==> flow/design.v <==
`timescale 1ns / 1ns
module complex_multiplier
    #(parameter integer     OPERAND_WIDTH_A = 16,  
      parameter integer     OPERAND_WIDTH_B = 16,  
      parameter integer     OPERAND_WIDTH_OUT = 32,   
      parameter integer     STAGES = 6,   
      parameter             BLOCKING = 0,
      parameter             ROUND_MODE = 0,
      parameter integer     GROWTH_BITS = 0,   
      parameter             BYTE_ALIGNED = 1,
      localparam            EFF_PORT_WIDTH_A = BYTE_ALIGNED ? ((OPERAND_WIDTH_A*2+15)/16)*16 : OPERAND_WIDTH_A * 2,
      localparam            EFF_PORT_WIDTH_B = BYTE_ALIGNED ? ((OPERAND_WIDTH_B*2+15)/16)*16 : OPERAND_WIDTH_B * 2,
      localparam            EFF_PORT_WIDTH_OUT = BYTE_ALIGNED ? ((OPERAND_WIDTH_OUT*2+15)/16)*16 : OPERAND_WIDTH_OUT * 2
    )
    (   
        input                                           aclk,
        input                                           aresetn,
		input                                           rounding_cy,
        input               [EFF_PORT_WIDTH_A - 1 : 0]    s_axis_a_tdata,
        output reg                                      s_axis_a_tready,
        input                                           s_axis_a_tvalid,
        input               [EFF_PORT_WIDTH_B - 1 : 0]    s_axis_b_tdata,
        output reg                                      s_axis_b_tready,
        input                                           s_axis_b_tvalid,
        output reg  		[EFF_PORT_WIDTH_OUT - 1 : 0]  m_axis_dout_tdata,
        output reg                                      m_axis_dout_tvalid,
        input                                           m_axis_dout_tready
        );
    localparam INPUT_WIDTH_A = OPERAND_WIDTH_A * 2;
    localparam INPUT_WIDTH_B = OPERAND_WIDTH_B * 2;
    localparam OUTPUT_WIDTH  = OPERAND_WIDTH_OUT * 2;
    localparam TRUNC_BITS = (INPUT_WIDTH_A + INPUT_WIDTH_B - OUTPUT_WIDTH)/2 + 1 + GROWTH_BITS;
    localparam OUTPUT_PADDING = EFF_PORT_WIDTH_OUT - OUTPUT_WIDTH;
    localparam CALCULATION_STAGES = 6;    
    reg        [STAGES : 0]                     tvalid;
    reg        [EFF_PORT_WIDTH_OUT-1:0]         tdata [STAGES-2:0];
    wire signed [OPERAND_WIDTH_A-1:0] a_r = s_axis_a_tdata[OPERAND_WIDTH_A - 1 : 0];
    wire signed [OPERAND_WIDTH_A-1:0] a_i = s_axis_a_tdata[EFF_PORT_WIDTH_A / 2 + OPERAND_WIDTH_A - 1 : EFF_PORT_WIDTH_A / 2];
    wire signed [OPERAND_WIDTH_B-1:0] b_r = s_axis_b_tdata[OPERAND_WIDTH_B - 1 : 0];
    wire signed [OPERAND_WIDTH_B-1:0] b_i = s_axis_b_tdata[EFF_PORT_WIDTH_B / 2 + OPERAND_WIDTH_B - 1 : EFF_PORT_WIDTH_B / 2];
    reg signed [OPERAND_WIDTH_A + OPERAND_WIDTH_B : 0] mult_r, mult_i, mult_0, common, common_r1, common_r2, p_r_int, p_i_int;
    reg signed [OPERAND_WIDTH_A - 1 : 0] a_r_d, a_i_d, a_r_dd, a_i_dd, a_r_ddd, a_i_ddd, a_r_dddd, a_i_dddd;
    reg signed [OPERAND_WIDTH_B - 1 : 0] b_r_d, b_i_d, b_r_dd, b_i_dd, b_r_ddd, b_i_ddd;
    reg                          a_valid_d, b_valid_d;
    reg signed [OPERAND_WIDTH_A : 0] a_dd_common;
    reg signed [OPERAND_WIDTH_B : 0] a_dd_r, a_dd_i;
    reg        [STAGES - 1 : 0]  rounding_cy_buf ;
    wire signed [OPERAND_WIDTH_OUT - 1 : 0] result_r;
    wire signed [OPERAND_WIDTH_OUT - 1 : 0] result_i;
    wire signed [OPERAND_WIDTH_A + OPERAND_WIDTH_B + 1 - 1 : 0] temp1, temp2;
    localparam rounding_cy_buf_index = CALCULATION_STAGES - 1;
    wire signed [OPERAND_WIDTH_A + OPERAND_WIDTH_B + 1 - 1 : 0] rounding_cy_extended = {{(OPERAND_WIDTH_A + OPERAND_WIDTH_B){1'b0}}, rounding_cy_buf[rounding_cy_buf_index]};
	if (ROUND_MODE == 0 || TRUNC_BITS == 0) begin
        assign temp1 = p_r_int >>> TRUNC_BITS;
        assign temp2 = p_i_int >>> TRUNC_BITS;
		assign result_r = temp1[OPERAND_WIDTH_OUT - 1 : 0];
		assign result_i = temp2[OPERAND_WIDTH_OUT - 1 : 0];    
	end
	else begin
        wire signed [OPERAND_WIDTH_A + OPERAND_WIDTH_B + 1 - 1 : 0] point5_correction = {{(OPERAND_WIDTH_A + OPERAND_WIDTH_B + 1 - TRUNC_BITS){1'b0}}, 1'b0, {(TRUNC_BITS-1){1'b1}}} + rounding_cy_extended;
        assign temp1 = (p_r_int + point5_correction) >>> TRUNC_BITS;
        assign temp2 = (p_i_int + point5_correction) >>> TRUNC_BITS;
		assign result_r = temp1[OPERAND_WIDTH_OUT-1:0];
		assign result_i = temp2[OPERAND_WIDTH_OUT-1:0];    
	end
    integer i;
    always @(posedge aclk) begin
        if (!aresetn) begin
            tvalid <= 0;
            a_valid_d <= 0;
            b_valid_d <= 0;
            m_axis_dout_tvalid <= 0;
        end
        else begin
            a_valid_d <= s_axis_a_tvalid;
            b_valid_d <= s_axis_b_tvalid;
            a_r_d <= a_r;
            a_i_d <= a_i;
            b_r_d <= b_r;
            b_i_d <= b_i;
            if (ROUND_MODE == 1)
                rounding_cy_buf[0] <= rounding_cy;
            else if (ROUND_MODE == 2)   
                rounding_cy_buf[0] <= ~rounding_cy_buf[0];
            if (BLOCKING == 1 && m_axis_dout_tready == 0 && m_axis_dout_tvalid == 1) begin 
                m_axis_dout_tvalid <= 0;
                m_axis_dout_tdata <= {(OUTPUT_WIDTH){1'b0}};
                s_axis_a_tready <= 0;
                s_axis_b_tready <= 0;
            end
            else begin
                s_axis_a_tready <= 1;
                s_axis_b_tready <= 1;
                a_dd_common <= a_r_d - a_i_d;
                a_r_dd <= a_r_d;
                a_i_dd <= a_i_d;
                b_r_dd <= b_r_d;
                b_i_dd <= b_i_d;
                a_r_ddd <= a_r_dd;
                a_i_ddd <= a_i_dd;
                b_r_ddd <= b_r_dd;
                b_i_ddd <= b_i_dd;
                mult_0 <= a_dd_common * b_i_dd;
                a_r_dddd <= a_r_ddd;
                a_i_dddd <= a_i_ddd;
                a_dd_r <= b_r_ddd - b_i_ddd;
                a_dd_i <= b_r_ddd + b_i_ddd;
                common <= mult_0;
                mult_r <= a_dd_r * a_r_dddd;
                mult_i <= a_dd_i * a_i_dddd;
                common_r1 <= common;
                common_r2 <= common;
                p_r_int <= mult_r + common_r1;
                p_i_int <= mult_i + common_r2;
                for (i = 1; i<STAGES; i = i + 1) begin
                    rounding_cy_buf[i] <= rounding_cy_buf[i-1];
                end
                tvalid[0] <= a_valid_d & b_valid_d;
                for (i = 1; i<(STAGES); i = i+1) begin
                    tvalid[i] <= tvalid[i-1];
                end
                m_axis_dout_tvalid <= tvalid[STAGES-2];
                if (STAGES > CALCULATION_STAGES) begin
                    tdata[0] <= {{(OUTPUT_PADDING/2){result_i[OPERAND_WIDTH_OUT - 1]}}, result_i,
                        {(OUTPUT_PADDING/2){result_r[OPERAND_WIDTH_OUT - 1]}}, result_r};
                    for (i = 1; i<(STAGES-CALCULATION_STAGES); i = i+1) begin
                        tdata[i] <= tdata[i-1];
                    end
                    m_axis_dout_tdata <= tdata[STAGES - CALCULATION_STAGES - 1];
                end
                else begin
                     m_axis_dout_tdata <= {{(OUTPUT_PADDING/2){result_i[OPERAND_WIDTH_OUT - 1]}}, result_i,
                         {(OUTPUT_PADDING/2){result_r[OPERAND_WIDTH_OUT - 1]}}, result_r};
                end
            end
        end
    end
endmodule
Step by step through the tools: complex_multiplier
What the tools print for complex_multiplier, step after step.
Lines are those of the file above, counted from 1.
{ "setup": {"top_module": "complex_multiplier", "clk_port": "aclk", "cell_library": "sky130hd", "pvt_corner": "tt_025C_1v80"} }

After elaboration
Yosys after proc, flatten, opt, wreduce and memory -nomap, before mapping. Enables and synchronous resets that opt folds into registers are not counted as muxes. Memory bits, and registers merged into a memory's read port (data or address), are not among the register bits. Print and check cells are not counted. Equal cells are merged and count once.
{ "op_classes": {"add_sub_neg": 5, "mul": 3, "logic": 1} }
{ "ops": {"columns": ["operator", "n"], "rows": [
  ["17-bit by 16-bit multiplier with 33-bit output", 3],
  ["33-bit adder", 2],
  ["16-bit by 16-bit subtractor with 17-bit output", 2],
  ["16-bit by 16-bit adder with 17-bit output", 1],
  ["1-bit AND", 1]
]} }
{ "bits": {"ff_bits": 578, "input_bits": 70, "out_inout_bits": 67} }

Logic depth
Depth = most cells in a row (Yosys ltp): at word level without a register or memory, in the mapped netlist without a sequential cell, where the memories' decode and read muxes count.
{ "depth": {"word_depth": 1, "ABC_AREA": 1, "depth_mapped": 29} }

Mapped cells and area
Source: synth_stat.txt of the flow (Yosys; design flattened, memories mapped). It holds for the ABC_AREA given above (unset counts as 0); a run with the other value may have another netlist.
Totals and module areas in this step are rounded.
{ "types": {"columns": ["cell_type", "n", "area_total_um2"], "rows": [
  ["sky130_fd_sc_hd__edfxtp_1", 567, 1.7E+04],
  ["sky130_fd_sc_hd__fa_1", 833, 1.67E+04],
  ["sky130_fd_sc_hd__nand2_1", 1851, 6.95E+03],
  ["sky130_fd_sc_hd__inv_1", 1771, 6.65E+03],
  ["sky130_fd_sc_hd__ha_1", 362, 4.53E+03],
  ["sky130_fd_sc_hd__nor2_1", 253, 949.661],
  ["sky130_fd_sc_hd__xor2_1", 108, 945.907],
  ["sky130_fd_sc_hd__a21oi_1", 175, 875.84],
  ["sky130_fd_sc_hd__nand3_1", 161, 805.773],
  ["sky130_fd_sc_hd__clkbuf_1", 182, 683.155],
  ["sky130_fd_sc_hd__nand4_1", 56, 350.336],
  ["sky130_fd_sc_hd__o21ai_0", 54, 270.259],
  ["sky130_fd_sc_hd__o21bai_1", 31, 232.723],
  ["sky130_fd_sc_hd__nor2_2", 35, 218.96],
  ["sky130_fd_sc_hd__nand2_2", 29, 181.424],
  ["sky130_fd_sc_hd__dfxtp_1", 8, 160.154],
  ["sky130_fd_sc_hd__xnor2_1", 18, 157.651],
  ["sky130_fd_sc_hd__inv_2", 38, 142.637]
]} }
Other cell types: 22; their cells: 114.
{ "synth_totals": {"stdcells": 6646, "mapped_area_um2": 58500, "ff_cells": 575} }

Worst setup path after synthesis
OpenSTA on the mapped netlist: ideal clock, no wires. The path of least setup slack (recovery checks aside). Input and output delay are each 20% of the period. Register names are those of the netlist, which keeps one name where synthesis merged equal registers.
{ "synth_path": {"path_kind": "reg-to-reg", "start": "reg b_i_dd[5]", "end": "reg mult_0[32]", "clock_period_ps": 8000, "launch_ps": 0, "t_arrival_ps": 5322, "slack_ps": 2426, "path_delay_ps": 5574, "path_stages": 22, "period_less_setup_slack_ps": 5574} }
"path_delay_ps" is the arrival time less input delay plus setup time.
"path_stages": output pins that drive a net of the path, with the launching flip-flop's if there is one; two outputs of one cell count as two.
"period_less_setup_slack_ps" is the clock period less the worst setup slack; recovery checks do not enter. This is arithmetic on one report: input and output delays are still those of the set period (20% each).
Between the ends stands the longest chain of elaborated cells between them, by number of cells; it is not shown to be the way that was timed. Of several equally long chains one is given.
Each line given opens the expression or statement behind the cell; cells for indexed reads and writes are added by Yosys, which also makes memories of some case tables.
{ "synth_between": {"path_cell_list": "sky130_fd_sc_hd__edfxtp_1 sky130_fd_sc_hd__clkbuf_1 sky130_fd_sc_hd__clkbuf_1 sky130_fd_sc_hd__nand2_1 sky130_fd_sc_hd__fa_1 sky130_fd_sc_hd__inv_1 sky130_fd_sc_hd__fa_1 sky130_fd_sc_hd__fa_1 sky130_fd_sc_hd__fa_1 sky130_fd_sc_hd__fa_1 sky130_fd_sc_hd__inv_1 sky130_fd_sc_hd__fa_1 sky130_fd_sc_hd__inv_1 sky130_fd_sc_hd__ha_1 sky130_fd_sc_hd__nand2_2 sky130_fd_sc_hd__nor2_2 sky130_fd_sc_hd__inv_2 sky130_fd_sc_hd__nor2_2 sky130_fd_sc_hd__and2_1 sky130_fd_sc_hd__a21oi_1 sky130_fd_sc_hd__nand2_1 sky130_fd_sc_hd__nand2_1", "elab_chain_cells": 1} }
{ "synth_lines": {"columns": ["element", "line_no", "rtl"], "rows": [
  ["from (decl)", 43, "reg signed [OPERAND_WIDTH_B - 1 : 0] b_r_d, b_i_d, b_r_dd, b_i_dd, b_r_ddd, b_i_ddd;"],
  ["from (assign)", 98, "b_i_dd <= b_i_d;"],
  ["17-bit by 16-bit multiplier with 33-bit output", 103, "mult_0 <= a_dd_common * b_i_dd;"],
  ["to (assign)", 103, null],
  ["to (decl)", 41, "reg signed [OPERAND_WIDTH_A + OPERAND_WIDTH_B : 0] mult_r, mult_i, mult_0, common, common_r1, common_r2, p_r_i ..."]
]} }

Path in the finished layout
Path of least setup slack in the final report of stored run 1 (OpenROAD, finished layout, wires in). Where an end is a register, its clock arrival counts in the times.
The path's times are printed in steps of 10 ps; the period is the one set.
{ "layout_path": {"path_kind": "reg-to-reg", "start": "reg a_dd_i[16]", "end": "reg mult_i[31]", "clock_period_ps": 8210, "launch_ps": 680, "t_arrival_ps": 6840, "slack_ps": 1790, "path_stages": 20} }
Between the ends stands the longest chain of elaborated cells between them, by number of cells; it is not shown to be the way that was timed. Of several equally long chains one is given.
{ "layout_between": {"path_cell_list": "sky130_fd_sc_hd__edfxtp_1 sky130_fd_sc_hd__nand2_1 sky130_fd_sc_hd__inv_1 sky130_fd_sc_hd__fa_1 sky130_fd_sc_hd__fa_1 sky130_fd_sc_hd__fa_1 sky130_fd_sc_hd__fa_1 sky130_fd_sc_hd__fa_1 sky130_fd_sc_hd__inv_1 sky130_fd_sc_hd__fa_1 sky130_fd_sc_hd__inv_1 sky130_fd_sc_hd__ha_1 sky130_fd_sc_hd__nand2_1 sky130_fd_sc_hd__inv_1 sky130_fd_sc_hd__nand2_1 sky130_fd_sc_hd__nor3_1 sky130_fd_sc_hd__and2_1 sky130_fd_sc_hd__nand2_1 sky130_fd_sc_hd__nand3_1 sky130_fd_sc_hd__nand2_1", "elab_chain_cells": 1} }
{ "layout_lines": {"columns": ["element", "line_no", "rtl"], "rows": [
  ["from (decl)", 46, "reg signed [OPERAND_WIDTH_B : 0] a_dd_r, a_dd_i;"],
  ["from (assign)", 107, "a_dd_i <= b_r_ddd + b_i_ddd;"],
  ["17-bit by 16-bit multiplier with 33-bit output", 110, "mult_i <= a_dd_i * a_i_dddd;"],
  ["to (assign)", 110, null],
  ["to (decl)", 41, "reg signed [OPERAND_WIDTH_A + OPERAND_WIDTH_B : 0] mult_r, mult_i, mult_0, common, common_r1, common_r2, p_r_i ..."]
]} }

Appendix: measured runs

Below are 5 stored runs of the flow (Yosys, OpenROAD; platform sky130hd) on complex_multiplier, each with its settings and what was measured, unordered. Constraints: input delay and output delay 20% of the set period each, output load 0.01 pF.
Values from the reports are rounded here.
[
  {
    "run": "stored run 1",
    "settings": { "ABC_AREA": 1, "CELL_PAD_IN_SITES_GLOBAL_PLACEMENT": 2, "CORE_ASPECT_RATIO": 0.7, "CORE_MARGIN": 3, "CORE_UTILIZATION": 32, "CTS_CLUSTER_DIAMETER": 100, "CTS_CLUSTER_SIZE": 25, "GPL_ROUTABILITY_DRIVEN": 1, "PLACE_DENSITY_LB_ADDON": 0.03, "SETUP_SLACK_MARGIN": 1.27, "SLEW_MARGIN": 40, "TNS_END_PERCENT": 85, "period_ns": 8.21, "CAP_MARGIN": 20 },
    "results": { "final_setup_ws_ps": 1790, "final_die_area_um2": 188000, "ys_area_um2": 58500, "tns_setup_ps": 0, "finish.utilization_pct": 35.5, "final_cell_area_um2": 64100, "worst_hold_slack_ps": 408 }
  },
  {
    "run": "stored run 2",
    "settings": { "ABC_AREA": 1, "CELL_PAD_IN_SITES_GLOBAL_PLACEMENT": 2, "CORE_ASPECT_RATIO": 0.7, "CORE_MARGIN": 3, "CORE_UTILIZATION": 32, "CTS_CLUSTER_DIAMETER": 100, "CTS_CLUSTER_SIZE": 25, "GPL_ROUTABILITY_DRIVEN": 1, "PLACE_DENSITY_LB_ADDON": 0.03, "SETUP_SLACK_MARGIN": 1.27, "SLEW_MARGIN": 40, "TNS_END_PERCENT": 95, "period_ns": 8.21, "CAP_MARGIN": 20 },
    "results": { "final_setup_ws_ps": 1790, "final_die_area_um2": 188000, "ys_area_um2": 58500, "tns_setup_ps": 0, "finish.utilization_pct": 35.5, "final_cell_area_um2": 64100, "worst_hold_slack_ps": 408 }
  },
  {
    "run": "stored run 3",
    "settings": { "ABC_AREA": 1, "CORE_ASPECT_RATIO": 0.7, "CORE_UTILIZATION": 71, "CTS_CLUSTER_DIAMETER": 100, "CTS_CLUSTER_SIZE": 25, "GPL_ROUTABILITY_DRIVEN": 0, "PLACE_DENSITY_LB_ADDON": 0.09, "SLEW_MARGIN": 10, "period_ns": 8.21, "CAP_MARGIN": 20, "CORE_MARGIN": 2 },
    "results": { "final_setup_ws_ps": 1620, "final_die_area_um2": 84800, "ys_area_um2": 58500, "tns_setup_ps": 0, "finish.utilization_pct": 74.9, "final_cell_area_um2": 61400, "worst_hold_slack_ps": 409 }
  },
  {
    "run": "stored run 4",
    "settings": { "ABC_AREA": 1, "CELL_PAD_IN_SITES_GLOBAL_PLACEMENT": 3, "CORE_ASPECT_RATIO": 0.7, "CORE_UTILIZATION": 32, "CTS_CLUSTER_DIAMETER": 100, "CTS_CLUSTER_SIZE": 25, "GPL_ROUTABILITY_DRIVEN": 1, "PLACE_DENSITY_LB_ADDON": 0.09, "SLEW_MARGIN": 10, "period_ns": 8.21, "CAP_MARGIN": 20, "CORE_MARGIN": 2 },
    "results": { "final_setup_ws_ps": 1460, "final_die_area_um2": 186000, "ys_area_um2": 58500, "tns_setup_ps": 0, "finish.utilization_pct": 35.0, "final_cell_area_um2": 63600, "worst_hold_slack_ps": 410 }
  },
  {
    "run": "stored run 5",
    "settings": { "CELL_PAD_IN_SITES_DETAIL_PLACEMENT": 1, "CELL_PAD_IN_SITES_GLOBAL_PLACEMENT": 1, "CORE_ASPECT_RATIO": 1.37, "CORE_UTILIZATION": 27, "CTS_CLUSTER_SIZE": 70, "GPL_TIMING_DRIVEN": 1, "MIN_ROUTING_LAYER": "met1", "PLACE_DENSITY_LB_ADDON": 0.02, "SETUP_SLACK_MARGIN": 1.44, "SLEW_MARGIN": 35, "period_ns": 5.64, "CAP_MARGIN": 20, "CORE_MARGIN": 2 },
    "results": { "final_setup_ws_ps": -503, "final_die_area_um2": 201000, "ys_area_um2": 53400, "tns_setup_ps": -14500, "finish.utilization_pct": 35.2, "final_cell_area_um2": 69300, "worst_hold_slack_ps": 400 }
  }
]
